==> flow/design.v <==
module DCIM (
    input clk,
    input rst_n,
    input in_valid,
    input [127:0] in_data1,
    input [127:0] in_data2,
    input [127:0] in_data3,
    input [127:0] in_data4, 
    output reg out_valid,
    output reg [12:0] O1,
    output reg [12:0] O2,
    output reg [12:0] O3,
    output reg [12:0] O4
);
reg [127:0] in_data1_dff, in_data2_dff, in_data3_dff, in_data4_dff;
always @(posedge clk) begin
    in_data1_dff <= in_data1;
    in_data2_dff <= in_data2;
    in_data3_dff <= in_data3;
    in_data4_dff <= in_data4;
end
reg in_valid_dff, in_valid_d2, in_valid_d3, in_valid_d4, in_valid_d5, in_valid_d6, in_valid_d7, in_valid_d8;
reg [1:0] cnt;
always @(posedge clk or negedge rst_n) begin
    if (!rst_n) begin
        in_valid_dff <= 1'b0;
        in_valid_d2 <= 1'b0;
        in_valid_d3 <= 1'b0;
        in_valid_d4 <= 1'b0;
        in_valid_d5 <= 1'b0;
        in_valid_d6 <= 1'b0;
        in_valid_d7 <= 1'b0;
        in_valid_d8 <= 1'b0;
    end
    else begin
        in_valid_dff <= in_valid;
        in_valid_d2 <= in_valid_dff;
        in_valid_d3 <= in_valid_d2;
        in_valid_d4 <= in_valid_d3;
        in_valid_d5 <= in_valid_d4;
        in_valid_d6 <= in_valid_d5;
        in_valid_d7 <= in_valid_d6;
        in_valid_d8 <= in_valid_d7;
    end
end
reg [4:0] sum1_1 [0:15], sum2_1 [0:15], sum3_1 [0:15], sum4_1 [0:15];
reg [5:0] sum1_2 [0:7], sum2_2 [0:7], sum3_2 [0:7], sum4_2 [0:7];
reg [6:0] sum1_3 [0:3], sum2_3 [0:3], sum3_3 [0:3], sum4_3 [0:3];
reg [7:0] sum1_4 [0:1], sum2_4 [0:1], sum3_4 [0:1], sum4_4 [0:1];
reg [8:0] sum1_5, sum2_5, sum3_5, sum4_5;
generate
    genvar i_1;
    for (i_1 = 0; i_1 < 16; i_1 = i_1 + 1) begin
        always @(posedge clk) begin
            sum1_1[i_1] <= in_data1_dff[127-i_1*8:124-i_1*8] + in_data1_dff[123-i_1*8:120-i_1*8];
            sum2_1[i_1] <= in_data2_dff[127-i_1*8:124-i_1*8] + in_data2_dff[123-i_1*8:120-i_1*8];
            sum3_1[i_1] <= in_data3_dff[127-i_1*8:124-i_1*8] + in_data3_dff[123-i_1*8:120-i_1*8];
            sum4_1[i_1] <= in_data4_dff[127-i_1*8:124-i_1*8] + in_data4_dff[123-i_1*8:120-i_1*8];
        end
    end
endgenerate
generate
    genvar i_2;
    for (i_2 = 0; i_2 < 8; i_2 = i_2 + 1) begin
        always @(posedge clk) begin
            sum1_2[i_2] <= sum1_1[i_2*2] + sum1_1[i_2*2+1];
            sum2_2[i_2] <= sum2_1[i_2*2] + sum2_1[i_2*2+1];
            sum3_2[i_2] <= sum3_1[i_2*2] + sum3_1[i_2*2+1];
            sum4_2[i_2] <= sum4_1[i_2*2] + sum4_1[i_2*2+1];
        end
    end
endgenerate
generate
    genvar i_3;
    for (i_3 = 0; i_3 < 4; i_3 = i_3 + 1) begin
        always @(posedge clk) begin
            sum1_3[i_3] <= sum1_2[i_3*2] + sum1_2[i_3*2+1];
            sum2_3[i_3] <= sum2_2[i_3*2] + sum2_2[i_3*2+1];
            sum3_3[i_3] <= sum3_2[i_3*2] + sum3_2[i_3*2+1];
            sum4_3[i_3] <= sum4_2[i_3*2] + sum4_2[i_3*2+1];
        end
    end
endgenerate
generate
    genvar i_4;
    for (i_4 = 0; i_4 < 2; i_4 = i_4 + 1) begin
        always @(posedge clk) begin
            sum1_4[i_4] <= sum1_3[i_4*2] + sum1_3[i_4*2+1];
            sum2_4[i_4] <= sum2_3[i_4*2] + sum2_3[i_4*2+1];
            sum3_4[i_4] <= sum3_3[i_4*2] + sum3_3[i_4*2+1];
            sum4_4[i_4] <= sum4_3[i_4*2] + sum4_3[i_4*2+1];
        end
    end
endgenerate
always @(posedge clk) begin
    sum1_5 <= sum1_4[0] + sum1_4[1];
    sum2_5 <= sum2_4[0] + sum2_4[1];
    sum3_5 <= sum3_4[0] + sum3_4[1];
    sum4_5 <= sum4_4[0] + sum4_4[1];
end
always @(posedge clk or negedge rst_n) begin
    if (!rst_n) begin
        cnt <= 2'd0;
    end
    else begin
        if (in_valid_d6) begin
            cnt <= cnt + 1;
        end
    end
end
reg [12:0] sum1, sum2, sum3, sum4;
always @(posedge clk or negedge rst_n) begin
    if (!rst_n) begin
        sum1 <= 13'b0;
        sum2 <= 13'b0;
        sum3 <= 13'b0;
        sum4 <= 13'b0;
    end
    else begin
        if (in_valid_d6) begin
            if (~|cnt) begin
                sum1 <= sum1_5;
                sum2 <= sum2_5;
                sum3 <= sum3_5;
                sum4 <= sum4_5;
            end else begin
                sum1 <= {sum1[11:0], 1'b0} + sum1_5;
                sum2 <= {sum2[11:0], 1'b0} + sum2_5;
                sum3 <= {sum3[11:0], 1'b0} + sum3_5;
                sum4 <= {sum4[11:0], 1'b0} + sum4_5;
            end
        end
    end
end
always @(posedge clk or negedge rst_n) begin
    if (!rst_n) begin
        O1 <= 13'b0;
        O2 <= 13'b0;
        O3 <= 13'b0;
        O4 <= 13'b0;
    end
    else begin
        if (in_valid_d7 & ~|cnt) begin
            O1 <= sum1;
            O2 <= sum2;
            O3 <= sum3;
            O4 <= sum4;
        end 
        else begin
            O1 <= 13'b0;
            O2 <= 13'b0;
            O3 <= 13'b0;
            O4 <= 13'b0;
        end
    end
end
always @(posedge clk or negedge rst_n) begin
    if (!rst_n) begin
        out_valid <= 1'b0;
    end
    else begin
        if (in_valid_d7 & ~|cnt) begin
            out_valid <= 1'b1;
        end
        else begin
            out_valid <= 1'b0;
        end
    end
end
endmodule
# Step by step through the tools: DCIM
# Tool output for the design above before and after an edit, in the order of the flow.
# Lines under "before" count in the file above, lines under "after" in the edited file.
# "delta": "after" minus "before" as printed here. "rel_change_pct": 100 x difference / "before".
# Cell names lack the library's common part.
# Not given: n/a
[design] top_module="DCIM" clock="clk" cell_library="sky130hd" corner="tt_025C_1v80"

# Edit of the RTL
# The edit as a unified diff against the file above.
# The edited RTL no longer does the same as the RTL above: the edit was made by script, with no optimisation intended.
# begin of diff
@@ -128,5 +128,5 @@
                 sum2 <= {sum2[11:0], 1'b0} + sum2_5;
                 sum3 <= {sum3[11:0], 1'b0} + sum3_5;
-                sum4 <= {sum4[11:0], 1'b0} + sum4_5;
+                sum4 <= {sum4[11:0], 1'b0} ^ sum4_5;
             end
         end
# end of diff

# Word level
# Yosys after proc, flatten, opt, wreduce and memory -nomap, before mapping. Enables and synchronous resets that opt folds into registers are not counted as muxes. Print and check cells are not counted. Equal cells are merged and count once.
[classes] element="n_addsub" before=129 after=128 delta=-1 rel_change_pct=-0.78
[classes] element="multipliers" before=0 after=0 delta=0
[classes] element="div" before=0 after=0 delta=0
[classes] element="cmp" before=0 after=0 delta=0
[classes] element="n_eq" before=0 after=0 delta=0
[classes] element="shifts" before=0 after=0 delta=0
[classes] element="mux" before=9 after=9 delta=0 rel_change_pct=0.00
[classes] element="n_logic" before=1 after=2 delta=1 rel_change_pct=100.00
[classes] element="reduce_and_logical" before=2 after=2 delta=0 rel_change_pct=0.00
[op_table] operator="13-bit by 9-bit adder with 13-bit output" before=4 after=3 delta=-1 rel_change_pct=-25.00
[op_table] operator="13-bit by 9-bit bitwise XOR with 13-bit output" before=0 after=1 delta=1
# Unchanged operator kinds not shown: 11.
[word_totals] element="register_bits" before=1350 after=1350 delta=0 rel_change_pct=0.00
[word_totals] element="latchBits" before=0 after=0 delta=0
[word_totals] element="mem_bits_rw" before=0 after=0 delta=0
[word_totals] element="rom_bits" before=0 after=0 delta=0
[word_totals] element="clocked_rd_ports_x_width" before=0 after=0 delta=0
[word_totals] element="mem_count" before=0 after=0 delta=0
[word_totals] element="in_bits" before=515 after=515 delta=0 rel_change_pct=0.00
[word_totals] element="out_inout_bits" before=53 after=53 delta=0 rel_change_pct=0.00

# Longest topological paths
# Depth = most cells in a row (Yosys ltp): at word level without a register or memory, in the mapped netlist without a sequential cell, where the memories' decode and read muxes count.
[depth] element="word_depth" before=4 after=4 delta=0 rel_change_pct=0.00
[depth] element="ABC_AREA" before="0" after="0"
[depth] element="ltp_mapped" before=8 after=8 delta=0 rel_change_pct=0.00
[depth] element="ltp_nobuf" before=8 after=8 delta=0 rel_change_pct=0.00

# Mapped cells and area
# Yosys stat after the flow's synthesis: flattened, memories mapped to cells. It holds for the ABC_AREA given above (unset counts as 0); a run with the other value may have another netlist.
[by_type] cell="inv_1" before=398 after=367 delta=-31 rel_change_pct=-7.79
[by_type] cell="o21ai_1" before=19 after=0 delta=-19 rel_change_pct=-100.00
[by_type] cell="ha_1" before=633 after=625 delta=-8 rel_change_pct=-1.26
[by_type] cell="o21ai_0" before=142 after=150 delta=8 rel_change_pct=5.63
[by_type] cell="a21o_1" before=191 after=196 delta=5 rel_change_pct=2.62
[by_type] cell="xnor2_1" before=311 after=315 delta=4 rel_change_pct=1.29
[by_type] cell="nand2b_1" before=115 after=111 delta=-4 rel_change_pct=-3.48
[by_type] cell="nor2_1" before=53 after=57 delta=4 rel_change_pct=7.55
[by_type] cell="nand2_1" before=52 after=48 delta=-4 rel_change_pct=-7.69
[by_type] cell="nand3_1" before=17 after=13 delta=-4 rel_change_pct=-23.53
[by_type] cell="xor2_1" before=56 after=59 delta=3 rel_change_pct=5.36
[by_type] cell="o21bai_1" before=24 after=27 delta=3 rel_change_pct=12.50
[by_type] cell="clkbuf_1" before=23 after=20 delta=-3 rel_change_pct=-13.04
[by_type] cell="a22o_1" before=12 after=9 delta=-3 rel_change_pct=-25.00
[by_type] cell="or2_2" before=8 after=5 delta=-3 rel_change_pct=-37.50
[by_type] cell="a2111oi_0" before=6 after=3 delta=-3 rel_change_pct=-50.00
[by_type] cell="a21oi_2" before=3 after=0 delta=-3 rel_change_pct=-100.00
[by_type] cell="o31ai_4" before=0 after=3 delta=3
# Unchanged cell types not shown: 4.
# Not every row of either side is listed.
[mapped] element="stdcells" before=4120 after=4038 delta=-82 rel_change_pct=-1.99
[mapped] element="mapped_area_mm2" before=0.050257 after=0.0497652 delta=-0.0004918 rel_change_pct=-0.98
[mapped] element="ffs" before=1350 after=1350 delta=0 rel_change_pct=0.00

# Worst setup path after synthesis
# OpenSTA on the mapped netlist: ideal clock, no wires. The path of least setup slack (recovery checks aside). Input and output delay are each 20% of the period. Register names are those of the netlist, which keeps one name where synthesis merged equal registers.
[synth_path] element="path_kind" before="reg2reg" after="reg2reg"
[synth_path] element="from" before="register sum1[0]" after="register sum1[0]"
[synth_path] element="to" before="register sum1[7]" after="register sum1[7]"
[synth_path] element="period_ps" before=2400 after=2400 delta=0 rel_change_pct=0.00
[synth_path] element="setup_ps" before=131 after=131 delta=0
[synth_path] element="arrival_time_ps" before=1921 after=1913 delta=-8 rel_change_pct=-0.42
[synth_path] element="setup_slack_ps" before=348 after=356 delta=8
[synth_path] element="delay_ps" before=2052 after=2044 delta=-8 rel_change_pct=-0.39
[synth_path] element="driving_pins" before=9 after=9 delta=0 rel_change_pct=0.00
[synth_path] element="path_buffers" before=0 after=0 delta=0
[synth_path] element="synth_period_reached_ps" before=2052 after=2044 delta=-8 rel_change_pct=-0.39
# "delay_ps" is the arrival time less input delay plus setup time.
# "driving_pins": output pins that drive a net of the path, with the launching flip-flop's if there is one; two outputs of one cell count as two.
# "synth_period_reached_ps" is the clock period less the worst setup slack; recovery checks do not enter. This is arithmetic on one report: input and output delays are still those of the set period (20% each).
# Between the ends stands the longest chain of elaborated cells between them, by number of cells; it is not shown to be the way that was timed. Of several equally long chains one is given.
# A line is the first line of the expression or statement that the cell stems from. Yosys adds cells for indexed reads and writes and turns some case tables into memories.
# A register here has more assigning lines than the two given.
[synth_between_before] cell_sequence="dfrtp_1 > ha_1 > inv_1 > fa_1 > nor2b_1 > o31a_1 > o22ai_1 > and4b_1 > or3_1" elab_chain_cells=2 cells_between=2 cone_classes="1 x add/sub; 1 x mux"
[synth_lines_before] element="from (decl)" line=111 text="reg [12:0] sum1, sum2, sum3, sum4;"
[synth_lines_before] element="from (assign)" line=122 text="sum1 <= sum1_5;"
[synth_lines_before] element="from (assign)" line=127 text="sum1 <= {sum1[11:0], 1'b0} + sum1_5;"
[synth_lines_before] element="13-bit by 9-bit adder with 13-bit output" line=127
[synth_lines_before] element="13-bit two-way mux" line=121 text="if (~|cnt) begin"
[synth_lines_before] element="to (assign)" line=122
[synth_lines_before] element="to (assign)" line=127
[synth_lines_before] element="to (decl)" line=111
[synth_between_after] cell_sequence="dfrtp_1 > ha_1 > inv_1 > fa_1 > nor2b_1 > o31a_1 > o22ai_1 > and4b_1 > or3_1" elab_chain_cells=2 cells_between=2 cone_classes="1 x add/sub; 1 x mux"
[synth_lines_after] element="from (decl)" line=111 text="reg [12:0] sum1, sum2, sum3, sum4;"
[synth_lines_after] element="from (assign)" line=122 text="sum1 <= sum1_5;"
[synth_lines_after] element="from (assign)" line=127 text="sum1 <= {sum1[11:0], 1'b0} + sum1_5;"
[synth_lines_after] element="13-bit by 9-bit adder with 13-bit output" line=127
[synth_lines_after] element="13-bit two-way mux" line=121 text="if (~|cnt) begin"
[synth_lines_after] element="to (assign)" line=122
[synth_lines_after] element="to (assign)" line=127
[synth_lines_after] element="to (decl)" line=111

# Worst path after layout
# From the final timing report of the runs of set A: the path of least setup slack in the routed layout; clock arrival at registers is part of the times.
# The report prints the path's times to 10 ps; the period is as set.
[layout_path] element="path_kind" before="reg2reg" after="reg2out"
[layout_path] element="from" before="register sum2[0]" after="register O2[11]"
[layout_path] element="to" before="register sum2[7]" after="output port O2[11]"
[layout_path] element="period_ps" before=2310 after=2310 delta=0 rel_change_pct=0.00
[layout_path] element="out_delay_ps" after=460
[layout_path] element="setup_ps" before=120
[layout_path] element="arrival_time_ps" before=2860 after=1770 delta=-1090 rel_change_pct=-38.11
[layout_path] element="setup_slack_ps" before=80 after=80 delta=0
[layout_path] element="driving_pins" before=9 after=2 delta=-7 rel_change_pct=-77.78
[layout_path] element="path_buffers" before=0 after=1 delta=1
# Between the ends stands the longest chain of elaborated cells between them, by number of cells; it is not shown to be the way that was timed. Of several equally long chains one is given.
# A register here has more assigning lines than the two given.
[layout_between_before] cell_sequence="dfrtp_1 > ha_2 > inv_1 > fa_1 > nor2b_2 > o31a_1 > o22ai_2 > and4b_1 > or3_1" elab_chain_cells=2 cells_between=2 cone_classes="1 x add/sub; 1 x mux"
[layout_lines_before] element="from (decl)" line=111 text="reg [12:0] sum1, sum2, sum3, sum4;"
[layout_lines_before] element="from (assign)" line=123 text="sum2 <= sum2_5;"
[layout_lines_before] element="from (assign)" line=128 text="sum2 <= {sum2[11:0], 1'b0} + sum2_5;"
[layout_lines_before] element="13-bit by 9-bit adder with 13-bit output" line=128
[layout_lines_before] element="13-bit two-way mux" line=121 text="if (~|cnt) begin"
[layout_lines_before] element="to (assign)" line=123
[layout_lines_before] element="to (assign)" line=128
[layout_lines_before] element="to (decl)" line=111
[layout_between_after] cell_sequence="dfrtp_1 > clkdlybuf4s50_1" elab_chain_cells=0 cells_between=0
[layout_lines_after] element="from (decl)" line=11 text="output reg [12:0] O2,"
[layout_lines_after] element="from (assign)" line=138 text="O2 <= 13'b0;"
[layout_lines_after] element="from (assign)" line=145 text="O2 <= sum2;"
[layout_lines_after] element="to (decl)" line=11

# Measured runs
# Both versions went through the flow (Yosys, OpenROAD) with the same settings in each pair. Constraints: input delay and output delay 20% of the set period each, output load 0.01 pF.
[settings_set_A] period_ns=2.31 CAP_MARGIN=20 CORE_MARGIN=2 CORE_UTILIZATION=40 SLEW_MARGIN=20
[measured_set_A] element="synthesis_area_mm2" before=0.050257 after=0.0497652 delta=-0.0004918 rel_change_pct=-0.98
[measured_set_A] element="die_footprint_mm2" before=0.128494 after=0.127249 delta=-0.001245 rel_change_pct=-0.97
[measured_set_A] element="post_route_stdcell_area_mm2" before=0.0631406 after=0.0623298 delta=-0.0008108 rel_change_pct=-1.28
[measured_set_A] element="finish.utilization_pct" before=50.5 after=50.4 delta=-0.1
[measured_set_A] element="setup_ws_ps" before=83 after=78 delta=-5
[measured_set_A] element="total_negative_slack_ps" before=0 after=0 delta=0
[measured_set_A] element="holdWs_ps" before=128 after=143 delta=15
[measured_set_A] element="final_power_mw" before=82.477 after=80.139 delta=-2.338 rel_change_pct=-2.83
[measured_set_A] element="achieved_clock_period_ps" before=2227 after=2232 delta=5 rel_change_pct=0.22
[settings_set_B] ABC_AREA=1 CAP_MARGIN=10 CELL_PAD_IN_SITES_GLOBAL_PLACEMENT=1 CORE_ASPECT_RATIO=0.91 CORE_MARGIN=6 CORE_UTILIZATION=36 CTS_CLUSTER_SIZE=26 GPL_ROUTABILITY_DRIVEN=1 MAX_ROUTING_LAYER="met4" MIN_ROUTING_LAYER="met2" PLACE_DENSITY_LB_ADDON=0.15 SETUP_SLACK_MARGIN=0.52 period_ns=2.23 SLEW_MARGIN=20
[measured_set_B] element="synthesis_area_mm2" before=0.0509213 after=0.0503433 delta=-0.0005780 rel_change_pct=-1.14
[measured_set_B] element="die_footprint_mm2" before=0.150627 after=0.148971 delta=-0.001656 rel_change_pct=-1.10
[measured_set_B] element="post_route_stdcell_area_mm2" before=0.0644731 after=0.0639814 delta=-0.0004917 rel_change_pct=-0.76
[measured_set_B] element="finish.utilization_pct" before=46.0 after=46.2 delta=0.2
[measured_set_B] element="setup_ws_ps" before=442 after=436 delta=-6
[measured_set_B] element="total_negative_slack_ps" before=0 after=0 delta=0
[measured_set_B] element="holdWs_ps" before=122 after=113 delta=-9
[measured_set_B] element="final_power_mw" before=87.285 after=86.468 delta=-0.817 rel_change_pct=-0.94
[measured_set_B] element="achieved_clock_period_ps" before=1788 after=1794 delta=6 rel_change_pct=0.34
# "achieved_clock_period_ps": clock period set for the run, less the worst setup slack. It is reckoned from that one timing run; input and output delays stay at 20% of the period that was set.
# "final_power_mw" rests on the timing tool's default activity at the inputs, not on a simulated workload.
